==> flow/design.v <==
`timescale 10 ns / 1 ns
module alu(
	input  [32 - 1:0]  A,
	input  [32 - 1:0]  B,
	input  [              2:0]  ALUop,
	output                      Overflow,
	output                      CarryOut,
	output                      Zero,
	output [32 - 1:0]  Result
);
	wire CarryIn = (ALUop[2]==1'b1||ALUop[1:0]==2'b11);								 
	wire [32 :0] A_Extended = {A[32 - 1],A};	 
	wire [32 :0] B_Extended = {B[32 - 1],B};
	wire [32 :0] B_Convert = (ALUop[2]==1'b1||ALUop[1:0]==2'b11)? ~B_Extended : B_Extended; 
	wire [32 + 1:0] C = A_Extended+B_Convert+CarryIn;	 
	wire [32 - 1:0] Less;
	assign Result=({32{ALUop==3'b000}}&(A&B))
				|({32{ALUop==3'b001}}&(A|B))
				|({32{ALUop==3'b100}}&(A^B))
				|({32{ALUop==3'b101}}&~(A|B))
				|({32{ALUop[1:0]==2'b10}}&(C[32 - 1:0]))
				|({32{ALUop[1:0]==2'b11}}&(Less));
	assign Zero=(Result==32'b0);
	assign CarryOut=(ALUop[2]||ALUop[1:0])^C[32+1];
	assign Overflow=C[32]^C[32-1];				 
	assign Less={{(32-1){1'b0}},(ALUop[2]&&C[32])||((~ALUop[2])&&CarryOut)};
endmodule
`timescale 10 ns / 1 ns
module shifter (
	input  [32 - 1:0] A,
	input  [              4:0] B,
	input  [              1:0] Shiftop,
	output [32 - 1:0] Result
);
	localparam Left_logical     = 2'b00;
	localparam Right_logical    = 2'b10;
	localparam Right_arthimetic = 2'b11;
	wire   [2*32-1:0] extended_data = {{32{A[32-1]}},A};
	assign Result = {32{Shiftop==Left_logical}} & (A<<B) |
	                {32{Shiftop==Right_logical}} & (A>>B) |
					{32{Shiftop==Right_arthimetic}} & extended_data[{1'b0,B}+:32];
endmodule
`timescale 10 ns / 1 ns
module reg_file(
	input                       clk,
	input  [5 - 1:0]  waddr,
	input  [5 - 1:0]  raddr1,
	input  [5 - 1:0]  raddr2,
	input                       wen,
	input  [32 - 1:0]  wdata,
	output [32 - 1:0]  rdata1,
	output [32 - 1:0]  rdata2
);
	reg [32-1:0] rf [31:0];
	always @(posedge clk)
	begin
		if(wen==1'b1 && waddr!=5'b0) 
		rf [waddr]<= wdata; 
	end
	assign rdata1=(raddr1==0)?0:rf[raddr1];
	assign rdata2=(raddr2==0)?0:rf[raddr2]; 
endmodule
`timescale 10ns / 1ns
module custom_cpu(
	input         clk,
	input         rst,
	output [31:0] PC,
	output        Inst_Req_Valid,
	input         Inst_Req_Ready,
	input  [31:0] Instruction,
	input         Inst_Valid,
	output        Inst_Ready,
	output [31:0] Address,
	output        MemWrite,
	output [31:0] Write_data,
	output [ 3:0] Write_strb,
	output        MemRead,
	input         Mem_Req_Ready,
	input  [31:0] Read_data,
	input         Read_data_Valid,
	output        Read_data_Ready,
	output [31:0] cpu_perf_cnt_0,
	output [31:0] cpu_perf_cnt_1,
	output [31:0] cpu_perf_cnt_2
);
	wire [31:0] opnumber_1, opnumber_2;
	wire [ 2:0] ALUop;
	wire overflow,carryout,zero;
	wire [31:0] result_1;
	wire [31:0] shift_data;
	wire [ 4:0] shift_amount;
	wire [ 1:0] shiftop;
	wire [31:0] result_2;
	wire [ 4:0] RF_raddr1;
	wire [ 4:0] RF_raddr2;
	wire [31:0] RF_rdata1, RF_rdata2;
	wire	    RF_wen;
	wire [ 4:0] RF_waddr;
	wire [31:0]	RF_wdata;
	alu alu_u0(opnumber_1,opnumber_2,ALUop,overflow,carryout,zero,result_1); 
	shifter shifter_u0(shift_data,shift_amount,shiftop,result_2); 
	reg_file reg_file_u0(clk,RF_waddr,RF_raddr1,RF_raddr2,RF_wen,RF_wdata,RF_rdata1,RF_rdata2); 
	reg  [31:0] IR;  
	reg  [31:0] MDR;  
	reg  [31:0] PC_reg;  
	reg  [31:0] PC_next_reg;  
	reg  [31:0] ALUout;  
	wire [ 6:0] opcode      = IR[ 6: 0];
	wire [ 4:0] rd          = IR[11: 7];
	wire [ 2:0] funct3      = IR[14:12];
	wire [ 4:0] rs1         = IR[19:15];
	wire [ 4:0] rs2         = IR[24:20];
	wire [ 6:0] funct7      = IR[31:25];
	wire [11:0] I_immediate = IR[31:20];
	wire [11:0] S_immediate = {IR[31:25],IR[11:7]};
	wire [12:0] B_immediate = {IR[31],IR[7],IR[30:25],IR[11:8],1'b0};
	wire [31:0] U_immediate = {IR[31:12],12'b0};
	wire [20:0] J_immediate = {IR[31],IR[19:12],IR[20],IR[30:21],1'b0};
	wire R_type            = opcode[5] && opcode[4] && ~opcode[2];
	wire I_type            = ~opcode[5] && opcode[4] && ~opcode[2];
	wire R_calculate       = R_type && ~R_shift && ~multiply;
	wire R_shift           = R_type && (funct3[1:0]==2'b01);
	wire multiply          = R_type && (funct7[0]);
	wire I_calculate       = I_type && ~I_shift;
	wire I_shift           = I_type && (funct3[1:0]==2'b01);
	wire calculate         = R_calculate || I_calculate;
	wire shift             = R_shift || I_shift;
	wire jump              = opcode[6] && opcode[2];
	wire branch            = opcode[6] && ~opcode[2];
	wire load              = ~opcode[5] && ~opcode[4];
	wire store             = ~opcode[6] && opcode[5] && ~opcode[4];
	wire load_imm          = ~opcode[6] && opcode[2];
	wire jal               = jump && opcode[3];
	wire jalr              = jump && ~opcode[3];
	wire [2:0] ALUsrc_state = {(current_state[3:1]==3'b000), current_state[3],current_state[2]||current_state[1]};  
	wire [1:0] ALUsrcA      = {jalr,load_imm};
	wire [2:0] ALUsrcB1     = {branch,jal,jalr};
	wire [3:0] ALUsrcB2     = {load_imm,branch || R_calculate || multiply,load || I_calculate,store};
	localparam INIT      = 9'b000000001,  
			   IF        = 9'b000000010,  
			   IW        = 9'b000000100,  
			   ID        = 9'b000001000,  
			   EX        = 9'b000010000,  
			   STORE     = 9'b000100000,  
			   LOAD      = 9'b001000000,  
			   RDW       = 9'b010000000,  
			   WB        = 9'b100000000;  
	reg [8:0] current_state;
	reg [8:0] next_state;
	always @(posedge clk)begin
		if(rst==1'b1)
			current_state <= INIT;
		else
			current_state <= next_state;
	end
	always @(*)begin
		if(rst==1'b1)
			next_state = INIT;
		else begin
			case(current_state)
			INIT: 
				next_state = IF;  
			IF:   begin
				if(Inst_Req_Ready==1'b1)  
					next_state = IW;
				else
					next_state = IF;
			end
			IW:   begin
				if(Inst_Valid==1'b1)  
					next_state = ID;
				else
					next_state = IW;
			end
			ID:   
				next_state = EX;  
			EX:   begin
				if(branch)
					next_state = IF;
				else if(calculate||shift||jump||load_imm||multiply)
					next_state = WB;
				else if(store)
					next_state = STORE;
				else if(load)
					next_state = LOAD;
				else
					next_state = EX;
			end
			STORE:begin
				if(Mem_Req_Ready==1'b1)  
					next_state = IF;
				else
					next_state = STORE;
			end
			LOAD: begin
				if(Mem_Req_Ready==1'b1)  
					next_state = RDW;
				else
					next_state = LOAD;
			end
			RDW:  begin
				if(Read_data_Valid==1'b1)  
					next_state = WB;
				else
					next_state = RDW;
			end
			WB:
				next_state = IF;
			default:
				next_state = INIT;
			endcase
		end
	end
	always @(posedge clk)begin
		if(current_state==INIT)  
			PC_next_reg <= 32'b0;
		else if(current_state==IF || current_state==IW)  
			PC_next_reg <= ALUout;
	end
	wire [2:0] branch_type = {funct3[2:1]==2'b00,funct3[2:1]==2'b10,funct3[2:1]==2'b11};
	wire branch_condition = branch_type[2] && (funct3[0]^zero) ||
							branch_type[1] && (funct3[0]^result_1[0]) ||
							branch_type[0] && (funct3[0]^carryout);  
	always @(posedge clk)begin
		if(current_state==INIT)
			PC_reg <= 32'b0;
		else if(current_state==ID && ~jump && ~branch && ~load_imm)
			PC_reg <= PC_next_reg;
		else if(current_state==EX)begin
			if(branch && branch_condition)
				PC_reg <= ALUout;
			else if(branch && ~branch_condition)
				PC_reg <= PC_next_reg;
			else if(jump)
				PC_reg <= ALUout;
			else if(load_imm)
				PC_reg <= PC_next_reg;
		end
	end
	always @(posedge clk)begin
		if(current_state[2] && Inst_Valid)
			IR <= Instruction;
	end
	always @(posedge clk)begin
		if(current_state[7] && Read_data_Valid)
			MDR <= Read_data;
	end
	always @(posedge clk)begin
		ALUout <= result_1;
	end
	assign PC = PC_reg;
	assign RF_raddr1       = rs1;
	assign RF_raddr2       = rs2;
	wire   write_condition = calculate||shift||load||load_imm||jump||multiply;
	assign RF_wen          = (current_state == WB)&&(write_condition);
	assign RF_waddr        = rd;
	wire [31:0] calculate_wdata = {32{calculate}} & ALUout;
	wire [31:0] shift_wdata     = {32{shift}} & result_2;
	wire [63:0] full_multiply_result = RF_rdata1*RF_rdata2;
	wire [31:0] multiply_wdata  = {32{multiply}} & full_multiply_result[31:0];
	wire [31:0] jump_wdata      = {32{jump}} & PC_next_reg;
	wire [31:0] load_imm_wdata  = {32{load_imm}} & (opcode[5]? U_immediate:ALUout);
	wire [31:0] load_wdata; 
	wire [ 7:0] target_byte     = MDR[{ALUout[1:0],3'b0}+:8];
	wire [15:0] target_halfword = MDR[{ALUout[1:0],3'b0}+:16];
	wire [31:0] zeroextended_target_byte = {{24{1'b0}},target_byte};
	wire [31:0] zeroextended_target_halfword = {{16{1'b0}},target_halfword};
	wire [31:0] signextended_target_byte = {{24{target_byte[7]}},target_byte};
	wire [31:0] signextended_target_halfword = {{16{target_halfword[15]}},target_halfword};
	assign load_wdata           = {32{load}} &
								  {{32{(funct3==3'b000)}} & signextended_target_byte |
	                               {32{(funct3==3'b001)}} & signextended_target_halfword |
								   {32{(funct3==3'b010)}} & MDR |
								   {32{(funct3==3'b100)}} & zeroextended_target_byte |
								   {32{(funct3==3'b101)}} & zeroextended_target_halfword};
	assign RF_wdata             = load_wdata | calculate_wdata | shift_wdata | multiply_wdata |jump_wdata | load_imm_wdata;
	assign opnumber_1               = {32{ALUsrc_state[0]}} & PC_reg |
									  {32{ALUsrc_state[1]}} & (ALUsrcA[1]? RF_rdata1:PC_reg) |
									  {32{ALUsrc_state[2]}} & (ALUsrcA[0]? PC_reg:RF_rdata1);
	wire [31:0] signextended_Iimm   = {{20{I_immediate[11]}},I_immediate};
	wire [31:0] signextended_Jimm   = {{11{J_immediate[20]}},J_immediate};
	wire [31:0] signextended_Bimm   = {{19{B_immediate[12]}},B_immediate};
	wire [31:0] signextended_Simm   = {{20{S_immediate[11]}},S_immediate};
	assign opnumber_2               = {32{ALUsrc_state[0]}} & 32'b100 |
									  {32{ALUsrc_state[1]}} & {
										{32{ALUsrcB1[0]}} & signextended_Iimm |
										{32{ALUsrcB1[1]}} & signextended_Jimm |
										{32{ALUsrcB1[2]}} & signextended_Bimm } |
									  {32{ALUsrc_state[2]}} & {
										{32{ALUsrcB2[0]}} & signextended_Simm |
										{32{ALUsrcB2[1]}} & signextended_Iimm |
										{32{ALUsrcB2[2]}} & RF_rdata2 |
										{32{ALUsrcB2[3]}} & U_immediate};
	wire ADD_type              = (funct3==3'b000);
	wire AND_type              = funct3[2];
	wire SLT_type              = (funct3[2:1]==2'b01);
	wire [2:0] AND_op          = {~funct3[1],1'b0,funct3[1:0]==2'b10};
	wire [2:0] SLT_op          = {~funct3[0],2'b11};
	wire [2:0] ALUop_Rcal      = {3{R_calculate}} &
							     {{3{ADD_type}} & {funct7[5],2'b10} |
	                              {3{AND_type}} & AND_op |
							      {3{SLT_type}} & SLT_op};
	wire [2:0] ALUop_Ical      = {3{I_calculate}} &
								 {{3{ADD_type}} & {3'b010} |
								  {3{AND_type}} & AND_op |
								  {3{SLT_type}} & SLT_op};
	wire [2:0] ALUop_branch    = {3{branch}} &
								 {{3{~funct3[2]}} & 3'b110 |
								  {3{funct3[2:1]==2'b10}} & 3'b111 |
								  {3{funct3[1]}} & 3'b011};
	assign ALUop               = {3{ALUsrc_state[0] || ALUsrc_state[1]}} & {3'b010} |
								 {3{ALUsrc_state[2]}} & {
									{3{jump||load||store||load_imm}} & {3'b010} |
									ALUop_branch | ALUop_Rcal | ALUop_Ical
								 };
	assign shift_data   = shift? RF_rdata1 : RF_rdata2;
	assign shift_amount = {5{R_shift}} & RF_rdata2[4:0] |
						  {5{I_shift}} & I_immediate[4:0] |
						  {5{store}} & {ALUout[1:0],3'b000};
	assign shiftop      = {2{shift}} & {funct3[2],funct7[5]} |
						  {2{store}} & {2'b00};
	assign Inst_Req_Valid = current_state[1];
	assign Inst_Ready     = current_state[0] | current_state[2];
	assign Read_data_Ready= current_state[0] | current_state[7];
	assign MemRead        = current_state[6];
	assign MemWrite       = current_state[5];
	assign Address        = {32{current_state[1]}} & PC_reg |
						    {32{current_state[5] || current_state[6]}} & {ALUout[31:2],{2'b0}};
	assign Write_data     = result_2;
	wire [3:0] sb_strb    = {4{funct3[1:0]==2'b00}} & {ALUout[1:0]==2'b11,ALUout[1:0]==2'b10,ALUout[1:0]==2'b01,ALUout[1:0]==2'b00};
	wire [3:0] sh_strb    = {4{funct3[0]}} & {{2{ALUout[1]}},{2{~ALUout[1]}}};
	wire [3:0] sw_strb    = {4{funct3[1]}} & {4'b1111};
	assign Write_strb     = {4{store}} & (sb_strb | sh_strb | sw_strb);
	reg [31:0] cycle_cnt;
	always @(posedge clk)begin
		if(rst==1'b1)
			cycle_cnt <= 32'b0;
		else
			cycle_cnt <= cycle_cnt+32'b1;
	end
	assign cpu_perf_cnt_0 = cycle_cnt;
	reg [31:0] mem_cycle_cnt;
	always @(posedge clk)begin
		if(rst==1'b1)
			mem_cycle_cnt <= 32'b0;
		else if((current_state[6] || current_state[5]) && Mem_Req_Ready)  
			mem_cycle_cnt <= mem_cycle_cnt+32'b1;
	end
	assign cpu_perf_cnt_1 = mem_cycle_cnt;
	reg [31:0] inst_cycle_cnt;
	always @(posedge clk)begin
		if(rst==1'b1)
			inst_cycle_cnt <= 32'b0;
		else if(current_state[1] && Inst_Req_Ready)  
			inst_cycle_cnt <= inst_cycle_cnt+32'b1;
	end
	assign cpu_perf_cnt_2 = inst_cycle_cnt;
endmodule
Reports on custom_cpu
The steps from the RTL of custom_cpu to its reports follow in flow order.
Lines are those of the file above, counted from 1.
Operators carry their Yosys type and port widths (W data, S select, Z words).
Cell names lack the library's common part.
A cell with -- has no value.

design
  top module = custom_cpu
  clock = clk
  library = sky130hd
  library corner = tt_025C_1v80

Elaborated design
Counts by Yosys on the flattened word-level netlist (proc, flatten, opt, wreduce; memories kept). Print and check cells are left out.
Memory sizes are those after Yosys's memory passes, which may raise the word count (mostly to a power of two), join words into wider ones and drop unused or constant bits.

operators by class
  add/subtract/negate cells = 5
  multipliers = 1
  div/mod/pow operators = 0
  $lt $le $gt $ge = 0
  eq/ne operators = 28
  shift-type cells = 5
  mux-type cells = 28
  bitwise logic cells = 116
  reductions and logical operators = 74

operators with widths
  kind                     count
  $and A32 B32 Y32         32
  $mul A32 B32 Y32         1
  $or A32 B32 Y32          26
  $mux W32                 13
  $add A32 B1 Y32 const B  3
  $pmux W9 S8              1
  $shiftx A64 B6 Y32       1
  $logic_and A1 B1 Y1      34
  $add A33 B33 Y34         1
  $add A34 B1 Y34          1
  $not A33 Y33             1
  $mux W33                 1
  $or A3 B32 Y32           1
  $and A32 B1 Y32          1
  $and A32 B16 Y32         1
  $xor A32 B32 Y32         1
  $shl A32 B5 Y32          1
  $shr A32 B5 Y32          1
  $shiftx A32 B6 Y16       1
  $shiftx A32 B6 Y8        1
  $and A32 B8 Y32          1
  $not A32 Y32             1
  $logic_not A32 Y1        1
  $mux W9                  3
  $logic_or A1 B1 Y1       24
  $and A3 B3 Y3            7
  $eq A2 B2 Y1 const B     9
  $or A3 B3 Y3             6

Other operator kinds: 38; their cells: 82.

storage and ports
  flip-flop bits (word level) = 265
  bits in latches = 0
  RAM bits = 1024
  memory bits (read-only) = 0
  clocked read ports x word width = 64
  memory cells = 1
  output and inout bits = 201
  word-level cells = 267

memories
  memory          depth  bits a word  read ports  wr ports  line  RTL
  reg_file_u0.rf  32     32           2           1         54    reg [32-1:0] rf [31:0];

Longest topological paths
Longest topological path by Yosys (ltp), each cell counted once; first at word level (registers and memories cut), then after technology mapping (sequential cells cut; the memories' decode and read muxes count).

logic depth
  depth after elaboration = 33
  ABC_AREA = 0
  depth in mapped cells = 39
  depth with buffers taken out = 33

Synthesis result
Yosys stat after the flow's synthesis: flattened, memories mapped to cells. It holds for the ABC_AREA given above (unset counts as 0); a run with the other value may have another netlist.
Totals and module areas in this step are rounded.

mapped netlist
  cells in the netlist = 6787
  synthesis area = 85000 sq um
  sequential part of the area = 37000 sq um
  mapped flip-flops = 1297

cells by type
  type      count
  edfxtp_1  1086
  mux4_2    633
  fa_1      409
  dfxtp_1   211
  ha_1      221
  nor2_1    635
  inv_1     569
  mux2i_1   207
  nand2_1   527
  a21oi_1   251
  clkbuf_1  331
  xnor2_1   123
  o21ai_0   174
  xor2_1    95
  nand2b_1  96
  mux2_2    53
  a211oi_1  70
  nor2b_1   83

Not listed: further types 75, cells in them 1013.
The figures by module come from a second, unflattened synthesis with its own total; it is not the netlist above.

second synthesis, totals
  cell total of the unflattened synthesis = 6756
  area total of the unflattened synthesis = 85000 sq um

Rows give one instance, submodules left out.

modules
  module      times used  cells  area (sq um)  seq. area (sq um)
  reg_file    1           2400   47000         31000
  custom_cpu  1           3224   29000         5900
  alu         1           653    4700          0.0
  shifter     1           479    4000          0.0

Path before layout
Source: OpenSTA report_checks on the synthesized netlist (no wires, ideal clock, input and output delay 20% of the period each), path of least setup slack; recovery checks are left aside. Register names are those of the netlist, which keeps one name where synthesis merged equal registers.

path after synthesis
  path kind = register to register
  start point = reg (no name shown)
  end point = mem reg_file_u0.rf[0][29]
  period = 11.0 ns
  setup time = 0.454 ns
  time at the first pin = 0.000 ns
  arrival time = 10.466 ns
  path slack = 0.080 ns
  delay of the path = 10.920 ns
  stages on the path = 38
  path buffers = 6
  synthesis period reached = 10.92 ns

"delay of the path" is the arrival time less input delay plus setup time.
"stages on the path": output pins that drive a net of the path, with the launching flip-flop's if there is one; two outputs of one cell count as two.
"synthesis period reached" = period - worst setup slack (recovery checks aside). The figure is calculated, with input and output delays left at 20% of the set period.

between the ends, after synthesis
  cells stage by stage = dfxtp_1 buf_2 buf_2 buf_2 mux4_2 mux4_2 mux2i_1 or2_2 clkbuf_1 clkbuf_1 clkbuf_1 nor2_1 fa_1 inv_1 fa_1 inv_1 fa_1 inv_1 [... 2 more ...] ha_1 ha_1 fa_1 inv_1 fa_1 inv_1 ha_1 and3_1 a221oi_1 o21bai_1 a41o_1 o311ai_0 nand4_1 a41oi_1 o21ai_0 a31oi_1 xnor2_1 o21ai_0

ends and longest elaborated chain, after synthesis
  element    line  RTL
  to (decl)  54    reg [32-1:0] rf [31:0];

Chain of elaborated cells between the ends: none given.

Worst path after layout
Path of least setup slack in the final report of run A (OpenROAD, finished layout, wires in). Where an end is a register, its clock arrival counts in the times.

path post-layout
  path kind = register to register
  start point = reg (no name shown)
  end point = mem reg_file_u0.rf[15][31]
  period = 11.0 ns
  setup time = 0.27 ns
  time at the first pin = 0.79 ns
  arrival time = 11.02 ns
  path slack = 0.52 ns
  stages on the path = 38
  path buffers = 6

between the ends, post-layout
  cells stage by stage = dfxtp_4 buf_12 mux4_2 mux4_2 mux2i_1 or2_2 buf_4 nor2_1 fa_1 fa_1 fa_1 inv_1 fa_1 inv_1 ha_1 ha_1 fa_1 inv_1 [... 2 more ...] ha_1 and3_1 a221oi_1 o21bai_1 a41o_1 o311ai_0 buf_4 nand4_1 buf_4 a41oi_1 buf_4 o21ai_0 a31oi_1 o21bai_1 a21oi_1 xnor2_1 a221o_1 buf_12

ends and longest elaborated chain, post-layout
  element    line  RTL
  to (decl)  54    reg [32-1:0] rf [31:0];

Chain of elaborated cells between the ends: none given.
Some nets on the timed path still bear RTL names; the line given drives or declares the net.

named nets, post-layout
  net           line  RTL
  RF_wdata[31]  276   assign RF_wdata = load_wdata | calculate_wdata | shift_wdata | multiply_wdata |jump_wdata | load_imm_wdata;

Top module custom_cpu; platform sky130hd; tools Yosys and OpenROAD; 4 stored runs in no particular order. Input and output delays are each 20% of the period that was set; the output load is 0.01 pF.
"achieved clock period" is the run's clock period less its worst setup slack. It is reckoned from that one timing run; input and output delays stay at 20% of the period that was set.
By "worst setup path time" is meant the share of the clock period that the worst setup path is allowed (20% is reserved at inputs, 20% at outputs), minus its slack. Clock arrival times at its registers enter into it.
Measured values are rounded.

Run A
==> flow/run.sh <==
#!/bin/bash
# the make line also repeats the synthesis and layout settings of config.mk as NAME=value (left out here)
make -C /OpenROAD-flow-scripts/flow DESIGN_CONFIG=/design/flow/config.mk WORK_HOME=/design/flow/orfs CLKGATE_MAP_FILE= finish
==> flow/config.mk <==
export PLATFORM = sky130hd
export DESIGN_NAME = custom_cpu
export DESIGN_NICKNAME = custom_cpu
export VERILOG_FILES = /design/flow/design.v
export SDC_FILE = /design/flow/constraint.sdc
export NUM_CORES = 4
export LEC_CHECK = 0
export CAP_MARGIN = 30
export CORE_MARGIN = 2
export CORE_UTILIZATION = 40
export CTS_CLUSTER_DIAMETER = 326
export SLEW_MARGIN = 20
export TNS_END_PERCENT = 95
==> flow/constraint.sdc <==
create_clock -name core_clock -period 11.0 [get_ports {clk}]
set_input_delay 2.2000 -clock core_clock [delete_from_list [all_inputs] [get_ports {clk}]]
set_output_delay 2.2000 -clock core_clock [all_outputs]
set_load 0.01 [all_outputs]

==> results of run A <==
chip area after synthesis (Yosys): 85000 sq um
die area: 220000 sq um
standard-cell area of the final layout: 98000 sq um
utilization: 46%
worst setup slack after layout: 0.52 ns
total negative slack: 0.000 ns
worst hold slack: 0.49 ns
achieved clock period: 10.482 ns
worst setup path time: 10.48 ns
worst setup path kind: register to register

Run B
==> flow/run.sh <==
#!/bin/bash
# the make line also repeats the synthesis and layout settings of config.mk as NAME=value (left out here)
make -C /OpenROAD-flow-scripts/flow DESIGN_CONFIG=/design/flow/config.mk WORK_HOME=/design/flow/orfs CLKGATE_MAP_FILE= finish
==> flow/config.mk <==
export PLATFORM = sky130hd
export DESIGN_NAME = custom_cpu
export DESIGN_NICKNAME = custom_cpu
export VERILOG_FILES = /design/flow/design.v
export SDC_FILE = /design/flow/constraint.sdc
export NUM_CORES = 4
export LEC_CHECK = 0
export CAP_MARGIN = 20
export CORE_MARGIN = 2
export CORE_UTILIZATION = 69
export SLEW_MARGIN = 20
==> flow/constraint.sdc <==
create_clock -name core_clock -period 10.6 [get_ports {clk}]
set_input_delay 2.1200 -clock core_clock [delete_from_list [all_inputs] [get_ports {clk}]]
set_output_delay 2.1200 -clock core_clock [all_outputs]
set_load 0.01 [all_outputs]

==> results of run B <==
did not finish, routing stopped with ODB-0269

Run C
==> flow/run.sh <==
#!/bin/bash
# the make line also repeats the synthesis and layout settings of config.mk as NAME=value (left out here)
make -C /OpenROAD-flow-scripts/flow DESIGN_CONFIG=/design/flow/config.mk WORK_HOME=/design/flow/orfs CLKGATE_MAP_FILE= finish
==> flow/config.mk <==
export PLATFORM = sky130hd
export DESIGN_NAME = custom_cpu
export DESIGN_NICKNAME = custom_cpu
export VERILOG_FILES = /design/flow/design.v
export SDC_FILE = /design/flow/constraint.sdc
export NUM_CORES = 4
export LEC_CHECK = 0
export CAP_MARGIN = 20
export CELL_PAD_IN_SITES_DETAIL_PLACEMENT = 2
export CORE_ASPECT_RATIO = 1.31
export CORE_MARGIN = 7
export CORE_UTILIZATION = 61
export GPL_TIMING_DRIVEN = 1
export HOLD_SLACK_MARGIN = 0.02
export MIN_ROUTING_LAYER = met1
export SETUP_SLACK_MARGIN = 0.85
export SLEW_MARGIN = 20
export TNS_END_PERCENT = 5
==> flow/constraint.sdc <==
create_clock -name core_clock -period 8.73 [get_ports {clk}]
set_input_delay 1.7460 -clock core_clock [delete_from_list [all_inputs] [get_ports {clk}]]
set_output_delay 1.7460 -clock core_clock [all_outputs]
set_load 0.01 [all_outputs]

==> results of run C <==
did not finish, placement stopped with DPL-0033

Run D
==> flow/run.sh <==
#!/bin/bash
# the make line also repeats the synthesis and layout settings of config.mk as NAME=value (left out here)
make -C /OpenROAD-flow-scripts/flow DESIGN_CONFIG=/design/flow/config.mk WORK_HOME=/design/flow/orfs CLKGATE_MAP_FILE= finish
==> flow/config.mk <==
export PLATFORM = sky130hd
export DESIGN_NAME = custom_cpu
export DESIGN_NICKNAME = custom_cpu
export VERILOG_FILES = /design/flow/design.v
export SDC_FILE = /design/flow/constraint.sdc
export NUM_CORES = 4
export LEC_CHECK = 0
export CAP_MARGIN = 30
export CELL_PAD_IN_SITES_DETAIL_PLACEMENT = 1
export CELL_PAD_IN_SITES_GLOBAL_PLACEMENT = 1
export CORE_MARGIN = 8
export CORE_UTILIZATION = 40
export CTS_CLUSTER_DIAMETER = 326
export CTS_CLUSTER_SIZE = 10
export GPL_TIMING_DRIVEN = 0
export MAX_ROUTING_LAYER = met4
export PLACE_DENSITY_LB_ADDON = 0.11
export SETUP_SLACK_MARGIN = 2.69
export SLEW_MARGIN = 25
export TNS_END_PERCENT = 95
==> flow/constraint.sdc <==
create_clock -name core_clock -period 12.5 [get_ports {clk}]
set_input_delay 2.5000 -clock core_clock [delete_from_list [all_inputs] [get_ports {clk}]]
set_output_delay 2.5000 -clock core_clock [all_outputs]
set_load 0.01 [all_outputs]

==> results of run D <==
chip area after synthesis (Yosys): 85000 sq um
die area: 230000 sq um
standard-cell area of the final layout: 110000 sq um
utilization: 50%
worst setup slack after layout: 2.0 ns
total negative slack: 0.000 ns
worst hold slack: 0.50 ns
achieved clock period: 10.452 ns
worst setup path time: 10.45 ns
worst setup path kind: register to register
